==> flow/design.v <==
module IIR(clk, rst, Start, load, DIn, RAddr, data_done, WEN, Yn, WAddr, Finish);
	parameter n = 16;
	parameter m = 20;
	input clk, rst;
	input Start;
	input data_done;
	input [n-1:0]DIn;
	output WEN, load;
	output Finish;
	output [n-1:0]Yn;
	output [m-1:0]RAddr;
	output [m-1:0]WAddr;
	wire control_state;
	control_FSM control(
		.clk(clk), .rst(rst),
		.start(Start), .data_done(data_done), .load(load), .RAddr(RAddr), .state(control_state)
	);
	datapath dp(
		.clk(clk), .rst(rst),
		.command(control_state), .RAddr(RAddr), .DIn(DIn), .WEN(WEN), .Yn(Yn), .WAddr(WAddr), .finish(Finish)
	);
endmodule
module control_FSM(clk, rst, start, data_done, load, RAddr, state);
	parameter m = 20;
	parameter idle = 1'b0;
	parameter read = 1'b1;
	input clk, rst, start, data_done;
	output load, state;
	output [m-1:0]RAddr;
	reg load, state;
	reg [m-1:0]RAddr;
	reg next_load, next_state;
	reg [m-1:0]next_RAddr;
	always@(*) begin
		next_state = idle;
		next_load = 1'b0;
		next_RAddr = 0;
		case(state)
			idle: begin
				next_state = idle;
				next_RAddr = 0;
				next_load = 1'b0;
				if(start) begin
					next_state = read;
					next_RAddr = 0;
					next_load = 1'b1;
				end
			end
			read: begin
				next_state = read;
				next_RAddr = RAddr + 1;
				next_load = 1'b1;
				if(data_done) begin
					next_state = idle;
					next_RAddr = 0;
					next_load = 1'b0;
				end
			end
		endcase
	end
	always@(posedge clk or posedge rst) begin  
		if(rst)begin
			state <= 1'b0;
			load <= 1'b0;
			RAddr <= {m{1'b0}};
		end else begin
			state <= next_state;
			load <= next_load;
			RAddr <= next_RAddr;
		end
	end
endmodule
module datapath(clk, rst, command, RAddr, DIn, WEN, Yn, WAddr, finish);
	parameter idle = 1'b0;
	parameter write = 1'b1;
	parameter n = 16;
	parameter m = 20;
	input clk, rst, command;
	input [m-1:0]RAddr;
	input [n-1:0]DIn;
	output WEN, finish;
	output [n-1:0]Yn;
	output [m-1:0]WAddr;
	reg WEN, finish, state;
	reg [m-1:0]WAddr;
	reg next_WEN, next_finish, next_state;
	reg [m-1:0]next_WAddr;
	reg [n-1:0]x0, x1, x2, x3, x4, x5;
	reg [n-1:0]y0, y1, y2, y3, y4;
	wire [n-1:0]next_x0, next_x1, next_x2, next_x3, next_x4, next_x5;
	wire [n-1:0]next_y0, next_y1, next_y2, next_y3, next_y4;
	wire [n+6:0]a0, a1, a2, a3, a4, a5, b0, a_all;
	wire [n+8:0]b1, b2, b3, b4, b_all;
	wire [n-1:0]DIn_fix = ~command ? {n{1'b0}} : DIn;
	wire [n-1:0]x0_abs, x1_abs, x2_abs, x3_abs, x4_abs, x5_abs;
	wire [n-1:0]y0_abs, y1_abs, y2_abs, y3_abs, y4_abs;
	assign x0_abs = x0[n-1] ? (~x0 + 1) : x0;
	assign x1_abs = x1[n-1] ? (~x1 + 1) : x1;
	assign x2_abs = x2[n-1] ? (~x2 + 1) : x2;
	assign x3_abs = x3[n-1] ? (~x3 + 1) : x3;
	assign x4_abs = x4[n-1] ? (~x4 + 1) : x4;
	assign x5_abs = x5[n-1] ? (~x5 + 1) : x5;
	assign y0_abs = y0[n-1] ? (~y0 + 1) : y0;
	assign y1_abs = y1[n-1] ? (~y1 + 1) : y1;
	assign y2_abs = y2[n-1] ? (~y2 + 1) : y2;
	assign y3_abs = y3[n-1] ? (~y3 + 1) : y3;
	assign y4_abs = y4[n-1] ? (~y4 + 1) : y4;
	assign a_all = (x0[n-1] ? (~a0 + 1) : a0) +
				   (x1[n-1] ? (~a1 + 1) : a1) +
				   (x2[n-1] ? (~a2 + 1) : a2) +
				   (x3[n-1] ? (~a3 + 1) : a3) +
				   (x4[n-1] ? (~a4 + 1) : a4) +
				   (x5[n-1] ? (~a5 + 1) : a5) +
				   (y0[n-1] ? (~b0 + 1) : b0);
	assign b_all = (y1[n-1] ? b1 : (~b1 + 1)) +
				   (y2[n-1] ? (~b2 + 1) : b2) +
				   (y3[n-1] ? b3 : (~b3 + 1)) +
				   (y4[n-1] ? (~b4 + 1) : b4);
	assign Yn = a_all[n+6:7] + {b_all[n+8], b_all[n+5:7]};
	assign a0 = {x0_abs[n-1],
				( {x0_abs[n-2:0], 7'd0} >> 6 )+
				( {x0_abs[n-2:0], 7'd0} >> 9 )+
				( {x0_abs[n-2:0], 7'd0} >> 10)+
				( {x0_abs[n-2:0], 7'd0} >> 11)+
				( {x0_abs[n-2:0], 7'd0} >> 12)+
				( {x0_abs[n-2:0], 7'd0} >> 13) };
	assign a1 = {x1_abs[n-1],
				( {x1_abs[n-2:0], 7'd0} >> 6 )+
				( {x1_abs[n-2:0], 7'd0} >> 8 )+
				( {x1_abs[n-2:0], 7'd0} >> 10)+
				( {x1_abs[n-2:0], 7'd0} >> 11)+
				( {x1_abs[n-2:0], 7'd0} >> 14) };
	assign a2 = {x2_abs[n-1],
				( {x2_abs[n-2:0], 7'd0} >> 5 )+
				( {x2_abs[n-2:0], 7'd0} >> 8 )+
				( {x2_abs[n-2:0], 7'd0} >> 9 )+
				( {x2_abs[n-2:0], 7'd0} >> 11)+
				( {x2_abs[n-2:0], 7'd0} >> 14) };
	assign a3 = {x3_abs[n-1],
				( {x3_abs[n-2:0], 7'd0} >> 5 )+
				( {x3_abs[n-2:0], 7'd0} >> 8 )+
				( {x3_abs[n-2:0], 7'd0} >> 9 )+
				( {x3_abs[n-2:0], 7'd0} >> 11)+
				( {x3_abs[n-2:0], 7'd0} >> 14) };
	assign a4 = {x4_abs[n-1],
				( {x4_abs[n-2:0], 7'd0} >> 6 )+
				( {x4_abs[n-2:0], 7'd0} >> 8 )+
				( {x4_abs[n-2:0], 7'd0} >> 10)+
				( {x4_abs[n-2:0], 7'd0} >> 11)+
				( {x4_abs[n-2:0], 7'd0} >> 14) };
	assign a5 = {x5_abs[n-1],
				( {x5_abs[n-2:0], 7'd0} >> 6 )+
				( {x5_abs[n-2:0], 7'd0} >> 9 )+
				( {x5_abs[n-2:0], 7'd0} >> 10)+
				( {x5_abs[n-2:0], 7'd0} >> 11)+
				( {x5_abs[n-2:0], 7'd0} >> 12)+
				( {x5_abs[n-2:0], 7'd0} >> 13) };
	assign b0 = {y0_abs[n-1],
				( {y0_abs[n-2:0], 7'd0} >> 2 )+
				( {y0_abs[n-2:0], 7'd0} >> 3 )+
				( {y0_abs[n-2:0], 7'd0} >> 8 )+
				( {y0_abs[n-2:0], 7'd0} >> 11)+
				( {y0_abs[n-2:0], 7'd0} >> 13)+
				( {y0_abs[n-2:0], 7'd0} >> 14) };
	assign b1 = {y1_abs[n-1],
				( {2'd0, y1_abs[n-2:0], 7'd0}      )+
				( {2'd0, y1_abs[n-2:0], 7'd0} >> 1 )+
				( {2'd0, y1_abs[n-2:0], 7'd0} >> 3 )+
				( {2'd0, y1_abs[n-2:0], 7'd0} >> 6 )+
				( {2'd0, y1_abs[n-2:0], 7'd0} >> 7 )+
				( {2'd0, y1_abs[n-2:0], 7'd0} >> 8 )+
				( {2'd0, y1_abs[n-2:0], 7'd0} >> 10)+
				( {2'd0, y1_abs[n-2:0], 7'd0} >> 11)+
				( {2'd0, y1_abs[n-2:0], 7'd0} >> 12)+
				( {2'd0, y1_abs[n-2:0], 7'd0} >> 13) };
	assign b2 = {y2_abs[n-1],
				( {2'd0, y2_abs[n-2:0], 7'd0} << 1 )+
				( {2'd0, y2_abs[n-2:0], 7'd0}      )+
				( {2'd0, y2_abs[n-2:0], 7'd0} >> 2 )+
				( {2'd0, y2_abs[n-2:0], 7'd0} >> 4 )+
				( {2'd0, y2_abs[n-2:0], 7'd0} >> 5 )+
				( {2'd0, y2_abs[n-2:0], 7'd0} >> 6 )+
				( {2'd0, y2_abs[n-2:0], 7'd0} >> 7 )+
				( {2'd0, y2_abs[n-2:0], 7'd0} >> 8 ) };
	assign b3 = {y3_abs[n-1],
				( {2'd0, y3_abs[n-2:0], 7'd0} << 2 )+
				( {2'd0, y3_abs[n-2:0], 7'd0} >> 7 )+
				( {2'd0, y3_abs[n-2:0], 7'd0} >> 9 )+
				( {2'd0, y3_abs[n-2:0], 7'd0} >> 10)+
				( {2'd0, y3_abs[n-2:0], 7'd0} >> 12) };
	assign b4 = {y4_abs[n-1],
				( {2'd0, y4_abs[n-2:0], 7'd0} << 1 )+
				( {2'd0, y4_abs[n-2:0], 7'd0} >> 1 )+
				( {2'd0, y4_abs[n-2:0], 7'd0} >> 2 )+
				( {2'd0, y4_abs[n-2:0], 7'd0} >> 7 )+
				( {2'd0, y4_abs[n-2:0], 7'd0} >> 13)+
				( {2'd0, y4_abs[n-2:0], 7'd0} >> 14) };
	assign next_x0 = x1;
	assign next_x1 = x2;
	assign next_x2 = x3;
	assign next_x3 = x4;
	assign next_x4 = x5;
	assign next_x5 = DIn_fix;
	assign next_y0 = y1;
	assign next_y1 = y2;
	assign next_y2 = y3;
	assign next_y3 = y4;
	assign next_y4 = Yn;
	always@(*) begin
		next_state = idle;
		next_WEN = 1'b0;
		next_finish = 1'b0;
		next_WAddr = {m{1'b0}};
		case(state)
			idle: begin
				next_state = idle;
				next_WEN = 1'b0;
				next_finish = 1'b0;
				next_WAddr = {m{1'b0}};
				if(command) begin
					next_state = write;
					next_WEN = 1'b1;
					next_finish = 1'b0;
					next_WAddr = {m{1'b0}};
				end
			end
			write: begin
				next_state = write;
				next_WEN = 1'b1;
				next_finish = 1'b0;
				next_WAddr = RAddr;
				if(~command) begin
					next_state = idle;
					next_WEN = 1'b0;
					next_finish = 1'b1;
					next_WAddr = {m{1'b0}};
				end
			end
		endcase
	end
	always@(posedge clk or posedge rst) begin  
		if(rst)begin
			state <= 1'b0;
			WEN <= 1'b0;
			finish <= 1'b0;
			WAddr <= {m{1'b0}};
			x0 <= {n{1'b0}};
			x1 <= {n{1'b0}};
			x2 <= {n{1'b0}};
			x3 <= {n{1'b0}};
			x4 <= {n{1'b0}};
			x5 <= {n{1'b0}};
			y0 <= {n{1'b0}};
			y1 <= {n{1'b0}};
			y2 <= {n{1'b0}};
			y3 <= {n{1'b0}};
			y4 <= {n{1'b0}};
		end else begin
			state <= next_state;
			WEN <= next_WEN;
			finish <= next_finish;
			WAddr <= next_WAddr;
			x0 <= next_x0;
			x1 <= next_x1;
			x2 <= next_x2;
			x3 <= next_x3;
			x4 <= next_x4;
			x5 <= next_x5;
			y0 <= next_y0;
			y1 <= next_y1;
			y2 <= next_y2;
			y3 <= next_y3;
			y4 <= next_y4;
		end
	end
endmodule
======== Tool chain data of IIR ========
What the tools print for IIR, step after step.
Lines are those of the file above, counted from 1.
Library cell names are shortened.
The mark n/a stands for no value.
design
  design top .............................. IIR
  clock port .............................. clk
  cell library ............................ sky130hd
  library corner .......................... tt_025C_1v80

======== Elaborated design ========
Counts by Yosys on the flattened word-level netlist (proc, flatten, opt, wreduce; memories kept). Register bits leave out memories and registers merged into their read ports (data or address); mux counts leave out enables and synchronous resets folded into registers. Print and check cells are left out. Cells with the same type and inputs are merged into one.
cells by class
  mux-type cells .......................... 33
  add/subtract/negate cells ............... 89
  order comparisons ....................... 0
  $mul .................................... 0
  shift operators ......................... 0
  reduce/logical cells .................... 0
  div/mod/pow operators ................... 0
  equality and inequality tests ........... 0
  bitwise gates (word level) .............. 24
operators with widths
  kind                                                              count
  16-bit two-way mux                                                12
  16-bit by 1-bit adder with 16-bit output (second input constant)  11
  16-bit inverter                                                   11
  23-bit by 1-bit adder with 23-bit output (second input constant)  7
  23-bit inverter                                                   7
  23-bit two-way mux                                                7
  22-bit by 11-bit adder with 22-bit output                         7
  23-bit adder                                                      6
  22-bit by 8-bit adder with 22-bit output                          5
  25-bit by 1-bit adder with 25-bit output (second input constant)  4
  25-bit inverter                                                   4
  25-bit two-way mux                                                4
  24-bit by 15-bit adder with 24-bit output                         4
  22-bit by 12-bit adder with 22-bit output                         4
  20-bit case mux with 2-bit select                                 2
  25-bit adder                                                      3
  22-bit by 9-bit adder with 22-bit output                          3
  24-bit by 10-bit adder with 24-bit output                         2
  24-bit by 12-bit adder with 24-bit output                         2
  24-bit by 14-bit adder with 24-bit output                         2
  24-bit by 16-bit adder with 24-bit output                         2
  24-bit by 20-bit adder with 24-bit output                         2
  24-bit by 9-bit adder with 24-bit output                          2
  22-bit by 10-bit adder with 22-bit output                         2
  22-bit by 13-bit adder with 22-bit output                         2
  20-bit two-way mux                                                2
  17-bit by 14-bit adder with 18-bit output                         2
  16-bit by 13-bit adder with 17-bit output                         2
Other operator kinds: 17; their cells: 23.
bit counts
  bits of input ports ..................... 20
  output and inout bits ................... 59
  memory bits (writable) .................. 0
  bits in read-only memories .............. 0
  register bits ........................... 219
  latch bits .............................. 0
  memories ................................ 0
  word width x clocked read ports ......... 0

======== Depth ========
Longest topological path by Yosys (ltp), each cell counted once; first at word level (registers and memories cut), then after technology mapping (sequential cells cut; the memories' decode and read muxes count).
logic depth
  word-level depth ........................ 19
  ABC_AREA ................................ 0
  gate-level depth with buffers ........... 54

======== After synthesis ========
Yosys stat after the flow's synthesis: flattened, memories mapped to cells. It holds for the ABC_AREA given above (unset counts as 0); a run with the other value may have another netlist.
cell types
  cell type  count  area in all (um^2)
  fa_1       523    1.05E+04
  ha_1       545    6,819.04
  dfrtp_1    219    5.48E+03
  xnor2_1    459    4.02E+03
  inv_1      668    2.51E+03
  xor2_1     193    1.69E+03
  o21ai_0    236    1.18E+03
  a21oi_1    209    1.05E+03
  nand2_1    274    1.03E+03
  nor2_1     272    1.02E+03
  a21o_1     84     630.605
  o21a_1     75     563.04
  or3_1      78     487.968
  nor3_1     96     480.461
  o31ai_1    63     472.954
  nand2b_1   75     469.2
  and3_1     49     306.544
  nor2b_1    47     294.032
Other cell types: 78; their cells: 691.
synthesis totals
  flip-flop cells ......................... 219
  cell area after synthesis ............... 0.0440985 mm^2
  cells in the netlist .................... 4,856
By module: a second synthesis without flattening, with its own total; a netlist apart from the flattened one above.
second synthesis, totals
  cell total of the unflattened synthesis .. 4,564
  area total of the unflattened synthesis .. 0.0424682 mm^2
Rows give one instance, submodules left out.
by module
  module       cells  times used  area (mm^2)  seq. area (mm^2)
  datapath     4,459  1           0.0414723    0.0049548
  control_FSM  105    1           0.000996     0.0005255
  IIR          0      1           0            0

======== Path before layout ========
OpenSTA on the mapped netlist: ideal clock, no wires. The path of least setup slack (recovery checks aside). Input and output delay are each 20% of the period. Register names are those of the netlist, which keeps one name where synthesis merged equal registers.
timing path after synthesis
  path kind ............................... register to output
  from .................................... reg dp.x5[5]
  to ...................................... out Yn[15]
  launch time at the first pin ............ 0 ps
  data arrival time ....................... 12,248 ps
  path slack .............................. 552 ps
  period .................................. 16,000 ps
  required time ........................... 12,800 ps
  path delay .............................. 12,248 ps
  stages .................................. 54
  external output delay ................... 3,200 ps
  period reached after synthesis .......... 15,448 ps
"path delay" = arrival - input delay + setup time.
A path that ends at an output port has no setup time.
"stages": output pins that drive a net of the path, with the launching flip-flop's if there is one; two outputs of one cell count as two.
"period reached after synthesis" is the clock period less the worst setup slack; recovery checks do not enter. This is arithmetic on one report: input and output delays are still those of the set period (20% each).
The rows between start and end are the longest chain of elaborated cells between them; the timing report does not say that the signal goes this way. Where chains are equally long, one stands for them.
A line is the first line of the expression or statement that the cell stems from. Yosys adds cells for indexed reads and writes and turns some case tables into memories.
between the ends, after synthesis
  cell sequence ........................... dfrtp_1 > or4_1 > clkbuf_1 > o41ai_2 > xor2_1 > inv_1 > buf_2 > ha_1 > a21o_1 > nor3_1 > o32a_1 > nor2_1 > xnor2_1 > fa_1 > inv_1 > fa_1 > fa_1 > inv_1 > [18 not listed] > a211o_1 > a21o_1 > a21boi_0 > o21a_1 > o21a_1 > o21a_1 > nor2_1 > ha_1 > or3_1 > o211a_1 > o21a_1 > o21ai_0 > nand2b_1 > a21oi_1 > xnor2_1 > xnor3_1 > xnor3_1 > xor2_1
  length of the longest elaborated chain .. 14
ends and longest elaborated chain, after synthesis
  element                                    line  source
  start: declaration                         88    reg [n-1:0]x0, x1, x2, x3, x4, x5;
  start: assignment                          252   x5 <= {n{1'b0}};
  start: assignment                          268   x5 <= next_x5;
  16-bit inverter                            102   assign x5_abs = x5[n-1] ? (~x5 + 1) : x5;
  16-bit by 1-bit adder with 16-bit output   102
  16-bit two-way mux                         102
  16-bit by 13-bit adder with 17-bit output  152   ( {x5_abs[n-2:0], 7'd0} >> 6 )+
  22-bit by 12-bit adder with 22-bit output  152
  22-bit by 11-bit adder with 22-bit output  152
  22-bit by 10-bit adder with 22-bit output  152
  22-bit by 9-bit adder with 22-bit output   152
  23-bit inverter                            113   (x5[n-1] ? (~a5 + 1) : a5) +
  23-bit by 1-bit adder with 23-bit output   113
  23-bit two-way mux                         113
  23-bit adder x2                            108   assign a_all = (x0[n-1] ? (~a0 + 1) : a0) +
  16-bit adder                               119   assign Yn = a_all[n+6:7] + {b_all[n+8], b_all[n+5:7]};
  end: declaration                           10    output [n-1:0]Yn;

======== Timing after layout ========
Path of least setup slack in the final report of record 2 (OpenROAD, finished layout, wires in). Where an end is a register, its clock arrival counts in the times.
The report prints the path's times to 10 ps; the period is as set.
timing path post-layout
  path kind ............................... register to output
  from .................................... reg dp.x5[5]
  to ...................................... out Yn[15]
  period .................................. 24,000 ps
  launch time at the first pin ............ 580 ps
  path slack .............................. 3,680 ps
  stages .................................. 50
  required time ........................... 19,200 ps
  data arrival time ....................... 15,520 ps
  external output delay ................... 4,800 ps
The rows between start and end are the longest chain of elaborated cells between them; the timing report does not say that the signal goes this way. Where chains are equally long, one stands for them.
between the ends, post-layout
  cell sequence ........................... dfrtp_1 > or4_1 > clkbuf_1 > o41ai_2 > xor2_1 > inv_1 > buf_2 > ha_1 > a21o_1 > nor3_1 > o32a_1 > nor2_1 > xnor2_1 > fa_1 > inv_1 > fa_1 > fa_1 > inv_1 > [14 not listed] > inv_1 > fa_1 > inv_1 > ha_1 > o21a_1 > o21a_1 > o21a_1 > o41ai_1 > inv_1 > a21oi_1 > xnor2_1 > ha_1 > a21oi_1 > xnor2_1 > xnor3_1 > xnor3_1 > xor2_1 > clkdlybuf4s50_1
  length of the longest elaborated chain .. 14
ends and longest elaborated chain, post-layout
  element                                    line  source
  start: declaration                         88    reg [n-1:0]x0, x1, x2, x3, x4, x5;
  start: assignment                          252   x5 <= {n{1'b0}};
  start: assignment                          268   x5 <= next_x5;
  16-bit inverter                            102   assign x5_abs = x5[n-1] ? (~x5 + 1) : x5;
  16-bit by 1-bit adder with 16-bit output   102
  16-bit two-way mux                         102
  16-bit by 13-bit adder with 17-bit output  152   ( {x5_abs[n-2:0], 7'd0} >> 6 )+
  22-bit by 12-bit adder with 22-bit output  152
  22-bit by 11-bit adder with 22-bit output  152
  22-bit by 10-bit adder with 22-bit output  152
  22-bit by 9-bit adder with 22-bit output   152
  23-bit inverter                            113   (x5[n-1] ? (~a5 + 1) : a5) +
  23-bit by 1-bit adder with 23-bit output   113
  23-bit two-way mux                         113
  23-bit adder x2                            108   assign a_all = (x0[n-1] ? (~a0 + 1) : a0) +
  16-bit adder                               119   assign Yn = a_all[n+6:7] + {b_all[n+8], b_all[n+5:7]};
  end: declaration                           10    output [n-1:0]Yn;

Data sheet: physical implementation of IIR

Measured data: module IIR, platform sky130hd, 3 stored runs of the flow under differing settings, order arbitrary. Input and output delays are each 20% of the period that was set; the output load is 0.01 pF.
"achieved clock period" means the clock period less the worst setup slack. The figure is calculated, with input and output delays left at 20% of the set period.
"critical setup path time" = time allowed to the worst setup path (clock period - input delay - output delay, where it has them) - its slack; a late launch clock adds to it, a late capture clock takes from it.
"critical setup path time" is known to 10 ps.

---- record 1 ----
settings
  CAP_MARGIN = 15
  CELL_PAD_IN_SITES_DETAIL_PLACEMENT = 1
  CELL_PAD_IN_SITES_GLOBAL_PLACEMENT = 0
  CORE_ASPECT_RATIO = 1.4
  CORE_MARGIN = 5
  CORE_UTILIZATION = 61
  GPL_TIMING_DRIVEN = 0
  HOLD_SLACK_MARGIN = 0.3
  MAX_ROUTING_LAYER = met5
  MIN_ROUTING_LAYER = met2
  PLACE_DENSITY_LB_ADDON = 0.21
  SETUP_SLACK_MARGIN = 4.67
  SLEW_MARGIN = 5
  TNS_END_PERCENT = 85
  period_ns = 21.7
results
  no final report: routing broke off with GRT-0116

---- record 2 ----
settings
  CORE_UTILIZATION = 60
  GPL_TIMING_DRIVEN = 0
  MIN_ROUTING_LAYER = met2
  PLACE_DENSITY_LB_ADDON = 0.16
  TNS_END_PERCENT = 45
  period_ns = 24.0
  CAP_MARGIN = 20
  CORE_MARGIN = 2
  SLEW_MARGIN = 20
results
  critical setup path time ................ 15,520 ps
  worst setup path type ................... register to output
  achieved clock period ................... 20,317 ps
  standard-cell area after layout ......... 0.0470914 mm^2
  die footprint ........................... 0.0756828 mm^2
  lowest setup slack ...................... 3,683 ps
  post-route setup TNS .................... 0 ps
  worst hold slack after layout ........... 370 ps
  netlist area reported by Yosys .......... 0.0440985 mm^2

---- record 3 ----
settings
  ABC_AREA = 1
  CAP_MARGIN = 40
  CORE_UTILIZATION = 46
  CTS_CLUSTER_DIAMETER = 268
  GPL_ROUTABILITY_DRIVEN = 0
  GPL_TIMING_DRIVEN = 0
  HOLD_SLACK_MARGIN = 0.23
  MAX_ROUTING_LAYER = met4
  MIN_ROUTING_LAYER = met2
  PLACE_DENSITY_LB_ADDON = 0.03
  SETUP_SLACK_MARGIN = -1.12
  TNS_END_PERCENT = 75
  period_ns = 16.0
  CORE_MARGIN = 2
  SLEW_MARGIN = 20
results
  critical setup path time ................ 13,110 ps
  worst setup path type ................... register to output
  achieved clock period ................... 16,307 ps
  standard-cell area after layout ......... 0.0504459 mm^2
  die footprint ........................... 0.103765 mm^2
  lowest setup slack ...................... -307 ps
  post-route setup TNS .................... -766 ps
  worst hold slack after layout ........... 380 ps
  netlist area reported by Yosys .......... 0.0465534 mm^2
